==> flow/design.v <==
`timescale 1ns/10ps
module DFF(clk, rst, D, Q);
input clk, rst;
input [17:0] D;
output reg [17:0] Q;
always @(posedge clk or posedge rst) begin
	if (rst) begin
	    Q <= 18'd0;
	end
	else begin
		Q <= D;
	end
end
endmodule
module FA(in1, in2, out);
input signed [15:0] in1;
input signed [17:0] in2;
output signed [17:0] out;
assign out = in1 + in2;
endmodule
`timescale 1ns/10ps
module SRRC(clk, rst, en, Din, Dout);
input clk, rst, en;
input [1:0] Din;
output [17:0] Dout;
wire signed [15:0] din;
wire signed [15:0] m [0:32];
wire [17:0] q [0:31]; 
wire [17:0] sum [0:31];
assign din = {Din, 14'd0};
assign m[0] = ~((din >>> 7) + (din >>> 9) + (din >>> 11)) + 1;
assign m[1] = ~((din >>> 8) + (din >>> 11) + (din >>> 13)) + 1;
assign m[2] = (din >>> 6) - (din >>> 8) - (din >>> 11) + (din >>> 14);
assign m[3] = (din >>> 6) + (din >>> 10) - (din >>> 12) - (din >>> 14);
assign m[4] = (din >>> 9) + (din >>> 12);
assign m[5] = ~((din >>> 6) + (din >>> 10) + (din >>> 12)) + 1;
assign m[6] = ~((din >>> 6) - (din >>> 9) + (din >>> 11) + (din >>> 14)) + 1;
assign m[7] = (din >>> 6) + (din >>> 9) - (din >>> 11) - (din >>> 13);
assign m[8] = (din >>> 4) - (din >>> 6) - (din >>> 8) + (din >>> 11) + (din >>> 14);
assign m[9] = (din >>> 6) - (din >>> 10) - (din >>> 13);
assign m[10] = ~((din >>> 4) + (din >>> 6) - (din >>> 10) - (din >>> 13)) + 1;
assign m[11] = ~((din >>> 3) + (din >>> 5) + (din >>> 9)) + 1;
assign m[12] = ~((din >>> 3) - (din >>> 6) - (din >>> 8) + (din >>> 13)) + 1;
assign m[13] = (din >>> 3) + (din >>> 5) + (din >>> 9) + (din >>> 11) - (din >>> 13);
assign m[14] = (din >>> 1) + (din >>> 4) + (din >>> 6) + (din >>> 9) - (din >>> 12) - (din >>> 14);
assign m[15] = din - (din >>> 5) + (din >>> 7) - (din >>> 9) - (din >>> 11) - (din >>> 13);
assign m[16] = din + (din >>> 3) + (din >>> 7) + (din >>> 9) - (din >>> 11);
assign m[17] = din - (din >>> 5) + (din >>> 7) - (din >>> 9) - (din >>> 11) - (din >>> 13);
assign m[18] = (din >>> 1) + (din >>> 4) + (din >>> 6) + (din >>> 9) - (din >>> 12) - (din >>> 14);
assign m[19] = (din >>> 3) + (din >>> 5) + (din >>> 9) + (din >>> 11) - (din >>> 13);
assign m[20] = ~((din >>> 3) - (din >>> 6) - (din >>> 8) + (din >>> 13)) + 1;
assign m[21] = ~((din >>> 3) + (din >>> 5) + (din >>> 9)) + 1;
assign m[22] = ~((din >>> 4) + (din >>> 6) - (din >>> 10) - (din >>> 13)) + 1;
assign m[23] = (din >>> 6) - (din >>> 10) - (din >>> 13);
assign m[24] = (din >>> 4) - (din >>> 6) - (din >>> 8) + (din >>> 11) + (din >>> 14);
assign m[25] = (din >>> 6) + (din >>> 9) - (din >>> 11) - (din >>> 13);
assign m[26] = ~((din >>> 6) - (din >>> 9) + (din >>> 11) + (din >>> 14)) + 1;
assign m[27] = ~((din >>> 6) + (din >>> 10) + (din >>> 12)) + 1;
assign m[28] = (din >>> 9) + (din >>> 12);
assign m[29] = (din >>> 6) + (din >>> 10) - (din >>> 12) - (din >>> 14);
assign m[30] = (din >>> 6) - (din >>> 8) - (din >>> 11) + (din >>> 14);
assign m[31] = ~((din >>> 8) + (din >>> 11) + (din >>> 13)) + 1;
assign m[32] = ~((din >>> 7) + (din >>> 9) + (din >>> 11)) + 1;
DFF u_DFF0 (.clk(clk), .rst(rst), .D(sum[1]), .Q(q[0]));
DFF u_DFF1 (.clk(clk), .rst(rst), .D(sum[2]), .Q(q[1]));
DFF u_DFF2 (.clk(clk), .rst(rst), .D(sum[3]), .Q(q[2]));
DFF u_DFF3 (.clk(clk), .rst(rst), .D(sum[4]), .Q(q[3]));
DFF u_DFF4 (.clk(clk), .rst(rst), .D(sum[5]), .Q(q[4]));
DFF u_DFF5 (.clk(clk), .rst(rst), .D(sum[6]), .Q(q[5]));
DFF u_DFF6 (.clk(clk), .rst(rst), .D(sum[7]), .Q(q[6]));
DFF u_DFF7 (.clk(clk), .rst(rst), .D(sum[8]), .Q(q[7]));
DFF u_DFF8 (.clk(clk), .rst(rst), .D(sum[9]), .Q(q[8]));
DFF u_DFF9 (.clk(clk), .rst(rst), .D(sum[10]), .Q(q[9]));
DFF u_DFF10 (.clk(clk), .rst(rst), .D(sum[11]), .Q(q[10]));
DFF u_DFF11 (.clk(clk), .rst(rst), .D(sum[12]), .Q(q[11]));
DFF u_DFF12 (.clk(clk), .rst(rst), .D(sum[13]), .Q(q[12]));
DFF u_DFF13 (.clk(clk), .rst(rst), .D(sum[14]), .Q(q[13]));
DFF u_DFF14 (.clk(clk), .rst(rst), .D(sum[15]), .Q(q[14]));
DFF u_DFF15 (.clk(clk), .rst(rst), .D(sum[16]), .Q(q[15]));
DFF u_DFF16 (.clk(clk), .rst(rst), .D(sum[17]), .Q(q[16]));
DFF u_DFF17 (.clk(clk), .rst(rst), .D(sum[18]), .Q(q[17]));
DFF u_DFF18 (.clk(clk), .rst(rst), .D(sum[19]), .Q(q[18]));
DFF u_DFF19 (.clk(clk), .rst(rst), .D(sum[20]), .Q(q[19]));
DFF u_DFF20 (.clk(clk), .rst(rst), .D(sum[21]), .Q(q[20]));
DFF u_DFF21 (.clk(clk), .rst(rst), .D(sum[22]), .Q(q[21]));
DFF u_DFF22 (.clk(clk), .rst(rst), .D(sum[23]), .Q(q[22]));
DFF u_DFF23 (.clk(clk), .rst(rst), .D(sum[24]), .Q(q[23]));
DFF u_DFF24 (.clk(clk), .rst(rst), .D(sum[25]), .Q(q[24]));
DFF u_DFF25 (.clk(clk), .rst(rst), .D(sum[26]), .Q(q[25]));
DFF u_DFF26 (.clk(clk), .rst(rst), .D(sum[27]), .Q(q[26]));
DFF u_DFF27 (.clk(clk), .rst(rst), .D(sum[28]), .Q(q[27]));
DFF u_DFF28 (.clk(clk), .rst(rst), .D(sum[29]), .Q(q[28]));
DFF u_DFF29 (.clk(clk), .rst(rst), .D(sum[30]), .Q(q[29]));
DFF u_DFF30 (.clk(clk), .rst(rst), .D(sum[31]), .Q(q[30]));
DFF u_DFF31 (.clk(clk), .rst(rst), .D({m[32][15], m[32][15], m[32]}), .Q(q[31]));
FA u_FA0 (.in1(m[0]), .in2(q[0]), .out(sum[0]));
FA u_FA1 (.in1(m[1]), .in2(q[1]), .out(sum[1]));
FA u_FA2 (.in1(m[2]), .in2(q[2]), .out(sum[2]));
FA u_FA3 (.in1(m[3]), .in2(q[3]), .out(sum[3]));
FA u_FA4 (.in1(m[4]), .in2(q[4]), .out(sum[4]));
FA u_FA5 (.in1(m[5]), .in2(q[5]), .out(sum[5]));
FA u_FA6 (.in1(m[6]), .in2(q[6]), .out(sum[6]));
FA u_FA7 (.in1(m[7]), .in2(q[7]), .out(sum[7]));
FA u_FA8 (.in1(m[8]), .in2(q[8]), .out(sum[8]));
FA u_FA9 (.in1(m[9]), .in2(q[9]), .out(sum[9]));
FA u_FA10 (.in1(m[10]), .in2(q[10]), .out(sum[10]));
FA u_FA11 (.in1(m[11]), .in2(q[11]), .out(sum[11]));
FA u_FA12 (.in1(m[12]), .in2(q[12]), .out(sum[12]));
FA u_FA13 (.in1(m[13]), .in2(q[13]), .out(sum[13]));
FA u_FA14 (.in1(m[14]), .in2(q[14]), .out(sum[14]));
FA u_FA15 (.in1(m[15]), .in2(q[15]), .out(sum[15]));
FA u_FA16 (.in1(m[16]), .in2(q[16]), .out(sum[16]));
FA u_FA17 (.in1(m[17]), .in2(q[17]), .out(sum[17]));
FA u_FA18 (.in1(m[18]), .in2(q[18]), .out(sum[18]));
FA u_FA19 (.in1(m[19]), .in2(q[19]), .out(sum[19]));
FA u_FA20 (.in1(m[20]), .in2(q[20]), .out(sum[20]));
FA u_FA21 (.in1(m[21]), .in2(q[21]), .out(sum[21]));
FA u_FA22 (.in1(m[22]), .in2(q[22]), .out(sum[22]));
FA u_FA23 (.in1(m[23]), .in2(q[23]), .out(sum[23]));
FA u_FA24 (.in1(m[24]), .in2(q[24]), .out(sum[24]));
FA u_FA25 (.in1(m[25]), .in2(q[25]), .out(sum[25]));
FA u_FA26 (.in1(m[26]), .in2(q[26]), .out(sum[26]));
FA u_FA27 (.in1(m[27]), .in2(q[27]), .out(sum[27]));
FA u_FA28 (.in1(m[28]), .in2(q[28]), .out(sum[28]));
FA u_FA29 (.in1(m[29]), .in2(q[29]), .out(sum[29]));
FA u_FA30 (.in1(m[30]), .in2(q[30]), .out(sum[30]));
FA u_FA31 (.in1(m[31]), .in2(q[31]), .out(sum[31]));
assign Dout = sum[0];
endmodule
module USI(clk, rst, en, lf_in, hf_out);
input clk, rst, en;
input [1:0] lf_in;
output reg [1:0] hf_out;
reg [1:0] switch;
always @(posedge clk or posedge rst) begin
	if (rst) begin
	    switch <= 2'd0;
	end
	else if(en) begin
		if(switch == 2'd3) begin
			switch <= 2'd0;
		end
		else begin
			switch <= switch + 2'd1;
		end
	end
	else begin
		switch <= switch;
	end
end
always @(posedge clk or posedge rst) begin
 	if (rst) begin
 	    hf_out <= 2'd0;
 	end
 	else if(en) begin
 		if(switch == 2'd2) begin
 			hf_out <= lf_in;
 		end
 		else begin
 			hf_out <= 2'd0;
 		end
 	end
 	else begin
 		hf_out <= hf_out;
 	end
 end 
endmodule
module SM(clk, rst, en, Din, I, Q);
input clk, rst, en;
input [1:0] Din;
output reg [1:0] I;
output reg [1:0] Q;
always @(posedge clk or posedge rst) begin
      if (rst) begin
          I <= 2'b00;
          Q <= 2'b00; 
      end
      else if(en) begin
            case(Din)
             0: begin
                  I <= 2'b01;
                  Q <= 2'b01;
             end
             1: begin
                  I <= 2'b01;
                  Q <= 2'b11;
             end
             2: begin
                  I <= 2'b11;
                  Q <= 2'b01;
             end
             3: begin
                  I <= 2'b11;
                  Q <= 2'b11;
             end
             default : begin
                  I <= I;
                  Q <= Q;
             end
            endcase
      end
      else begin
            I <= I;
            Q <= Q;
      end
end
endmodule
module SPC(clk, rst, en, Din, OUT);
input clk, rst, en;
input Din;
output reg [1:0] OUT;
reg swap;
always @(posedge clk or posedge rst) begin
	if (rst) begin
	    swap <= 1'd0;
	end
	else if(en) begin
		swap <= ~swap;
	end
	else begin
		swap <= swap;
	end
end
always @(posedge clk or posedge rst) begin
	if (rst) begin
	    OUT <= 2'd0;
	end
	else if(en) begin
		if(!swap) OUT[0] <= Din;
		else OUT <= (OUT << 1) | Din;
	end
	else begin
		OUT <= OUT;
	end
end
endmodule
`timescale 1ns/10ps
module QAM(clk, rst, en, Din, IFout);
input clk, rst, en;
input Din;
output reg signed [17:0] IFout;
wire [1:0] spc_out;
wire [1:0] sm_i;
wire [1:0] sm_q;
wire [1:0] lf_i;
wire [1:0] lf_q;
wire [1:0] usi_i;
wire [1:0] usi_q;
wire signed [17:0] srrc_i;
wire signed [17:0] srrc_q;
wire en0;
wire en1;
wire en2;
wire en3;
reg sm_ctrl;
reg [3:0] usi_ctrl;
reg [1:0] mix_cnt;
reg sync_i0, sync_i1, sync_q0, sync_q1;
reg ce2;
always @(posedge clk or posedge rst) begin
	if (rst) begin
	    ce2 <= 1'd0;
	end
	else begin
		ce2 <= ~ce2;
	end
end
assign en0 = en & ce2;
always @(posedge clk or posedge rst) begin
	if (rst) begin
	    sync_i0 <= 1'd0;
	    sync_q0 <= 1'd0; 
	end
	else begin
		sync_i0 <= sm_i[1];
		sync_q0 <= sm_q[1];
	end
end
always @(posedge clk or posedge rst) begin
	if (rst) begin
	    sync_i1 <= 1'd0;
	    sync_q1 <= 1'd0;
	end
	else begin
		sync_i1 <= sync_i0;
		sync_q1 <= sync_q0;
	end
end
always @(posedge clk or posedge rst) begin
	if (rst) begin
	    sm_ctrl <= 1'd0;
	end
	else if (ce2) begin
		sm_ctrl <= ~sm_ctrl;
	end
end
assign en1 = (sm_ctrl & ce2) ? 1'd1 : 1'd0;
always @(posedge clk or posedge rst) begin
	if (rst) begin
	    usi_ctrl <= 1'd0;
	end
	else if(en) begin
		if(usi_ctrl == 4'd8) usi_ctrl <= usi_ctrl;
		else usi_ctrl <= usi_ctrl + 4'd1;
	end
end
assign en2 = (usi_ctrl == 4'd8) ? 1'd1 : 1'd0;
assign en3 = 1'd1;
assign lf_i = {sync_i1, 1'd1};
assign lf_q = {sync_q1, 1'd1};
SPC u_SPC(.clk(clk),
	      .rst(rst),
	      .en(en0),
	      .Din(Din),
	      .OUT(spc_out)
	      );
SM u_SM(.clk(clk),
	    .rst(rst),
	    .en(en1),
	    .Din(spc_out),
	    .I(sm_i),
	    .Q(sm_q)
	    );
USI u_USI_i(.clk(clk),
	        .rst(rst),
	        .en(en2),
	        .lf_in(lf_i),
	        .hf_out(usi_i)
	        );
USI u_USI_q(.clk(clk),
	        .rst(rst),
	        .en(en2),
	        .lf_in(lf_q),
	        .hf_out(usi_q)
	        );
SRRC u_SRRC_i(.clk(clk),
	          .rst(rst),
	          .en(en3),
	          .Din(usi_i),
	          .Dout(srrc_i)
	          );
SRRC u_SRRC_q(.clk(clk),
	          .rst(rst),
	          .en(en3),
	          .Din(usi_q),
	          .Dout(srrc_q)
	          );
always @(posedge clk or posedge rst) begin
	if (rst) begin
	    mix_cnt <= 2'd0;
	end
	else if(en) begin
		if (mix_cnt == 2'd3) begin
			mix_cnt <= 2'd0;
		end
		else begin
			mix_cnt <= mix_cnt + 2'd1;
		end
	end
	else begin
		mix_cnt <= mix_cnt;
	end
end
always @(posedge clk or posedge rst) begin
	if (rst) begin
	    IFout <= 18'd0;
	end
	else if(en2) begin
		case(mix_cnt)
             3: begin
             	IFout <= srrc_i;
             end
             0: begin
             	IFout <= ~(srrc_q) + 18'd1;
             end
             1: begin
             	IFout <= ~(srrc_i) + 18'd1;
             end
             2: begin
             	IFout <= srrc_q;
             end
             default: begin
             	IFout <= IFout;
             end
		endcase
	end
	else begin
		IFout <= IFout;
	end
end
endmodule
Step by step through the tools: QAM --
Tool output for the design above, in the order of the flow. Line numbers count from 1 in the design file above. Operators carry their Yosys type and port widths (W data, S select, Z words). Not given: --
Inputs: top QAM, clock clk, cell library sky130hd, corner tt_025C_1v80

Word level --
Yosys after proc, flatten, opt, wreduce and memory -nomap, before mapping. Print and check cells are not counted.
Operators by class: add/subtract/negate cells 186, equal/unequal tests 11, mux-type cells 11, bitwise logic cells 23, reduce/logical cells 8
Operators with widths (count):
- $add A16 B18 Y18 | 58
- $add A16 B2 Y16 const B | 14
- $not A16 Y16 | 11
- $add A16 B2 Y16 | 6
- $sub A16 B3 Y16 | 6
- $add A8 B18 Y18 | 4
- $pmux W18 S4 | 1
- $sub A16 B2 Y16 | 4
- $sub A16 B5 Y16 | 4
- $add A16 B7 Y16 | 4
- $add A16 B9 Y16 | 4
- $add A14 B7 Y15 | 4
- $add A13 B11 Y14 | 4
- $sub A11 B5 Y12 | 4
- $add A10 B6 Y11 | 4
- $add A18 B1 Y18 const B | 2
- $not A18 Y18 | 2
- $add A16 B16 Y17 | 2
- $add A15 B12 Y16 | 2
- $add A15 B3 Y16 | 2
- $add A15 B5 Y16 | 2
- $not A15 Y16 | 2
- $add A16 B10 Y16 | 2
- $sub A16 B11 Y16 | 2
- $add A16 B13 Y16 | 2
- $sub A16 B4 Y16 | 2
- $add A16 B5 Y16 | 2
- $sub A16 B7 Y16 | 2
Not listed: further kinds 35, cells in them 81.
Bit counts: register bits 1193, input port bits 4, output and inout port bits 18, word-level cells 321

Depth --
Longest topological path by Yosys (ltp), each cell counted once; first at word level (registers and memories cut), then after technology mapping (sequential cells cut; the memories' decode and read muxes count).
Logic depth: depth in word-level cells 8, ABC_AREA 0, depth in mapped cells 20, mapped depth without buffers 17

Synthesis result --
Yosys stat after the flow's synthesis: flattened, memories mapped to cells. It holds for the ABC_AREA given above (unset counts as 0); a run with the other value may have another netlist.
Mapped netlist: cell count 6881, synthesis area 72144.2 um^2, area of sequential cells 28952.8 um^2, flip-flop cells 1157, buffers 30
Cell types:
- sky130_fd_sc_hd__dfrtp_1 | count 1157, total area 2.9E+04 um^2
- sky130_fd_sc_hd__ha_1 | count 1041, total area 1.3E+04 um^2
- sky130_fd_sc_hd__xnor2_1 | count 743, total area 6.51E+03 um^2
- sky130_fd_sc_hd__a21oi_1 | count 535, total area 2.68E+03 um^2
- sky130_fd_sc_hd__xor2_1 | count 207, total area 1.81E+03 um^2
- sky130_fd_sc_hd__nor2_1 | count 477, total area 1.79E+03 um^2
- sky130_fd_sc_hd__inv_1 | count 349, total area 1.31E+03 um^2
- sky130_fd_sc_hd__fa_1 | count 64, total area 1.28E+03 um^2
- sky130_fd_sc_hd__o21ai_0 | count 253, total area 1.27E+03 um^2
- sky130_fd_sc_hd__a21o_1 | count 140, total area 1.05E+03 um^2
- sky130_fd_sc_hd__o21bai_1 | count 134, total area 1.01E+03 um^2
- sky130_fd_sc_hd__nand2_1 | count 259, total area 972.182 um^2
- sky130_fd_sc_hd__nand3_1 | count 181, total area 905.869 um^2
- sky130_fd_sc_hd__nor3_1 | count 181, total area 905.869 um^2
- sky130_fd_sc_hd__nor2b_1 | count 114, total area 713.184 um^2
- sky130_fd_sc_hd__o31ai_1 | count 89, total area 668.141 um^2
- sky130_fd_sc_hd__or3_1 | count 90, total area 563.04 um^2
- sky130_fd_sc_hd__o21a_1 | count 70, total area 525.504 um^2
Not listed: further types 75, cells in them 797. By module: a second synthesis without flattening, with its own total; a netlist apart from the flattened one above.
Unflattened totals: cells (unflattened synthesis) 9803, area total of the unflattened synthesis 90973.5 um^2
Each row is one instance without its submodules.
Modules:
- FA | instances 64, cells 129, area 918.4 um^2, sequential area 0.0 um^2
- DFF | instances 64, cells 19, area 454.2 um^2, sequential area 450.4 um^2
- QAM | instances 1, cells 227, area 2120.8 um^2, sequential area 750.7 um^2
- SRRC | instances 2, cells 26, area 203.9 um^2, sequential area 0.0 um^2
- USI | instances 2, cells 18, area 182.7 um^2, sequential area 100.1 um^2
- SPC | instances 1, cells 8, area 120.1 um^2, sequential area 75.1 um^2
- SM | instances 1, cells 8, area 115.1 um^2, sequential area 75.1 um^2

Timing after synthesis --
Source: OpenSTA report_checks on the synthesized netlist (no wires, ideal clock, input and output delay 20% of the period each), path of least setup slack; recovery checks are left aside. Register names are those of the netlist, which keeps one name where synthesis merged equal registers.
Timing after synthesis: path kind flip-flop to flip-flop, start point register u_USI_i.hf_out[1], end point register u_SRRC_i.u_DFF6.Q[17], period 5.0 ns, setup time 0.080 ns, time at the first pin 0.000 ns, arrival 8.140 ns, data required time 4.920 ns, setup slack -3.220 ns, delay of the path 8.220 ns, stages on the path 19, path buffers 4, period reached after synthesis 8.22 ns
"delay of the path" is the arrival time less input delay plus setup time. "stages on the path": output pins that drive a net of the path, with the launching flip-flop's if there is one; two outputs of one cell count as two. "period reached after synthesis" = period - worst setup slack (recovery checks aside). The figure is calculated, with input and output delays left at 20% of the set period. The rows between start and end are the longest chain of elaborated cells between them; the timing report does not say that the signal goes this way. Where chains are equally long, one stands for them. A line is the first line of the expression or statement that the cell stems from. Yosys adds cells for indexed reads and writes and turns some case tables into memories. A register here has more assigning lines than the two given.
On the way, after synthesis: cells stage by stage sky130_fd_sc_hd__dfrtp_1 -> sky130_fd_sc_hd__clkbuf_1 -> sky130_fd_sc_hd__inv_1 -> sky130_fd_sc_hd__ha_1 -> sky130_fd_sc_hd__clkbuf_1 -> sky130_fd_sc_hd__nor2_1 -> sky130_fd_sc_hd__buf_1 -> sky130_fd_sc_hd__inv_1 -> sky130_fd_sc_hd__ha_1 -> sky130_fd_sc_hd__clkbuf_1 -> sky130_fd_sc_hd__xnor2_1 -> sky130_fd_sc_hd__inv_1 -> sky130_fd_sc_hd__ha_1 -> sky130_fd_sc_hd__or3_1 -> sky130_fd_sc_hd__a211oi_1 -> sky130_fd_sc_hd__nor2_1 -> sky130_fd_sc_hd__a211o_1 -> sky130_fd_sc_hd__a21oi_1 -> sky130_fd_sc_hd__xnor2_1, cells in the longest elaborated chain 4, elaborated cells between the ends (all ways) 4, those cells by class add/sub: 4
RTL lines, path after synthesis:
- from (decl) | RTL line 133 | output reg [1:0] hf_out;
- from (assign) | RTL line 157 | hf_out <= lf_in;
- from (assign) | RTL line 164 | hf_out <= hf_out;
- $add A10 B7 Y11 | RTL line 38 | assign m[7] = (din >>> 6) + (din >>> 9) - (din >>> 11) - (din >>> 13);
- $sub A11 B5 Y12 | RTL line 38
- $sub A16 B3 Y16 | RTL line 38
- $add A16 B18 Y18 | RTL line 19 | assign out = in1 + in2;
- to (assign) | RTL line 8 | Q <= 18'd0;
- to (assign) | RTL line 11 | Q <= D;
- to (decl) | RTL line 5 | output reg [17:0] Q;
Some nets on the timed path still bear RTL names; the line given drives or declares the net.
Nets with RTL names, path after synthesis:
- u_SRRC_i.m[0][10] | RTL line 31 | assign m[0] = ~((din >>> 7) + (din >>> 9) + (din >>> 11)) + 1;

Path in the finished layout --
Path of least setup slack in the final report of run 1 (OpenROAD, finished layout, wires in). Where an end is a register, its clock arrival counts in the times.
Timing post-layout: path kind flip-flop to flip-flop, start point register u_USI_i.hf_out[0], end point register u_SRRC_i.u_DFF14.Q[16], period 4.66 ns, setup time 0.09 ns, time at the first pin 0.73 ns, arrival 5.02 ns, data required time 5.30 ns, setup slack 0.28 ns, stages on the path 16, path buffers 2
The rows between start and end are the longest chain of elaborated cells between them; the timing report does not say that the signal goes this way. Where chains are equally long, one stands for them. A register here has more assigning lines than the two given.
On the way, post-layout: cells stage by stage sky130_fd_sc_hd__dfrtp_2 -> sky130_fd_sc_hd__inv_1 -> sky130_fd_sc_hd__ha_1 -> sky130_fd_sc_hd__nor2_4 -> sky130_fd_sc_hd__buf_6 -> sky130_fd_sc_hd__xnor2_1 -> sky130_fd_sc_hd__xnor2_1 -> sky130_fd_sc_hd__buf_4 -> sky130_fd_sc_hd__ha_1 -> sky130_fd_sc_hd__and2_1 -> sky130_fd_sc_hd__a22o_1 -> sky130_fd_sc_hd__a311oi_1 -> sky130_fd_sc_hd__nor3_1 -> sky130_fd_sc_hd__a211o_1 -> sky130_fd_sc_hd__a21oi_1 -> sky130_fd_sc_hd__xnor2_1, cells in the longest elaborated chain 6, elaborated cells between the ends (all ways) 6, those cells by class add/sub: 6
RTL lines, path post-layout:
- from (decl) | RTL line 133 | output reg [1:0] hf_out;
- from (assign) | RTL line 157 | hf_out <= lf_in;
- from (assign) | RTL line 164 | hf_out <= hf_out;
- $sub A16 B11 Y16 | RTL line 46 | assign m[15] = din - (din >>> 5) + (din >>> 7) - (din >>> 9) - (din >>> 11) - (din >>> 13);
- $add A16 B9 Y16 | RTL line 46
- $sub A16 B7 Y16 | RTL line 46
- $sub A16 B5 Y16 | RTL line 46
- $sub A16 B3 Y16 | RTL line 46
- $add A16 B18 Y18 | RTL line 19 | assign out = in1 + in2;
- to (assign) | RTL line 8 | Q <= 18'd0;
- to (assign) | RTL line 11 | Q <= D;
- to (decl) | RTL line 5 | output reg [17:0] Q;

Ticket comment

Measured data: module QAM, platform sky130hd, 4 stored runs of the flow under differing settings, order arbitrary. Input and output delays are each 20% of the period that was set; the output load is 0.01 pF.
"clock period reached": clock period set for the run, less the worst setup slack. It is reckoned from that one timing run; input and output delays stay at 20% of the period that was set.
By "critical path time" is meant the share of the clock period that the worst setup path is allowed (20% is reserved at inputs, 20% at outputs), minus its slack. Clock arrival times at its registers enter into it.

* Run 1 | settings: CORE_UTILIZATION 65; period_ns 4.66; CAP_MARGIN 20; CORE_MARGIN 2; SLEW_MARGIN 20 | results: chip area in the Yosys report 72144.2 um^2; die area 113673.0 um^2; utilization after routing 0.721; lowest setup slack 0.280 ns; sum of negative setup slack 0.000 ns; worst hold slack after layout 0.346 ns; clock period reached 4.380 ns; critical path time 4.38 ns; worst setup path type flip-flop to flip-flop
* Run 2 | settings: CORE_MARGIN 6; CTS_CLUSTER_DIAMETER 170; GPL_TIMING_DRIVEN 0; MAX_ROUTING_LAYER met4; MIN_ROUTING_LAYER met2; period_ns 5.0; CAP_MARGIN 20; CORE_UTILIZATION 40; SLEW_MARGIN 20 | results: chip area in the Yosys report 72144.2 um^2; die area 190698.0 um^2; utilization after routing 0.462; lowest setup slack 0.074 ns; sum of negative setup slack 0.000 ns; worst hold slack after layout 0.340 ns; clock period reached 4.926 ns; critical path time 4.93 ns; worst setup path type flip-flop to flip-flop
* Run 3 | settings: CAP_MARGIN 10; CORE_MARGIN 10; CORE_UTILIZATION 62; CTS_CLUSTER_SIZE 50; GPL_ROUTABILITY_DRIVEN 1; PLACE_DENSITY_LB_ADDON 0.29; SETUP_SLACK_MARGIN 1.12; TNS_END_PERCENT 50; period_ns 4.82; SLEW_MARGIN 20 | results: chip area in the Yosys report 72144.2 um^2; die area 130408.0 um^2; utilization after routing 0.716; lowest setup slack 0.926 ns; sum of negative setup slack 0.000 ns; worst hold slack after layout 0.323 ns; clock period reached 3.894 ns; critical path time 3.89 ns; worst setup path type flip-flop to flip-flop
* Run 4 | settings: CAP_MARGIN 30; CELL_PAD_IN_SITES_DETAIL_PLACEMENT 1; CORE_UTILIZATION 34; CTS_CLUSTER_DIAMETER 108; GPL_TIMING_DRIVEN 1; HOLD_SLACK_MARGIN 0.16; SETUP_SLACK_MARGIN 1.21; period_ns 8.35; CORE_MARGIN 2; SLEW_MARGIN 20 | results: chip area in the Yosys report 72144.2 um^2; die area 215890.0 um^2; utilization after routing 0.383; lowest setup slack 2.444 ns; sum of negative setup slack 0.000 ns; worst hold slack after layout 0.339 ns; clock period reached 5.906 ns; critical path time 5.91 ns; worst setup path type flip-flop to flip-flop
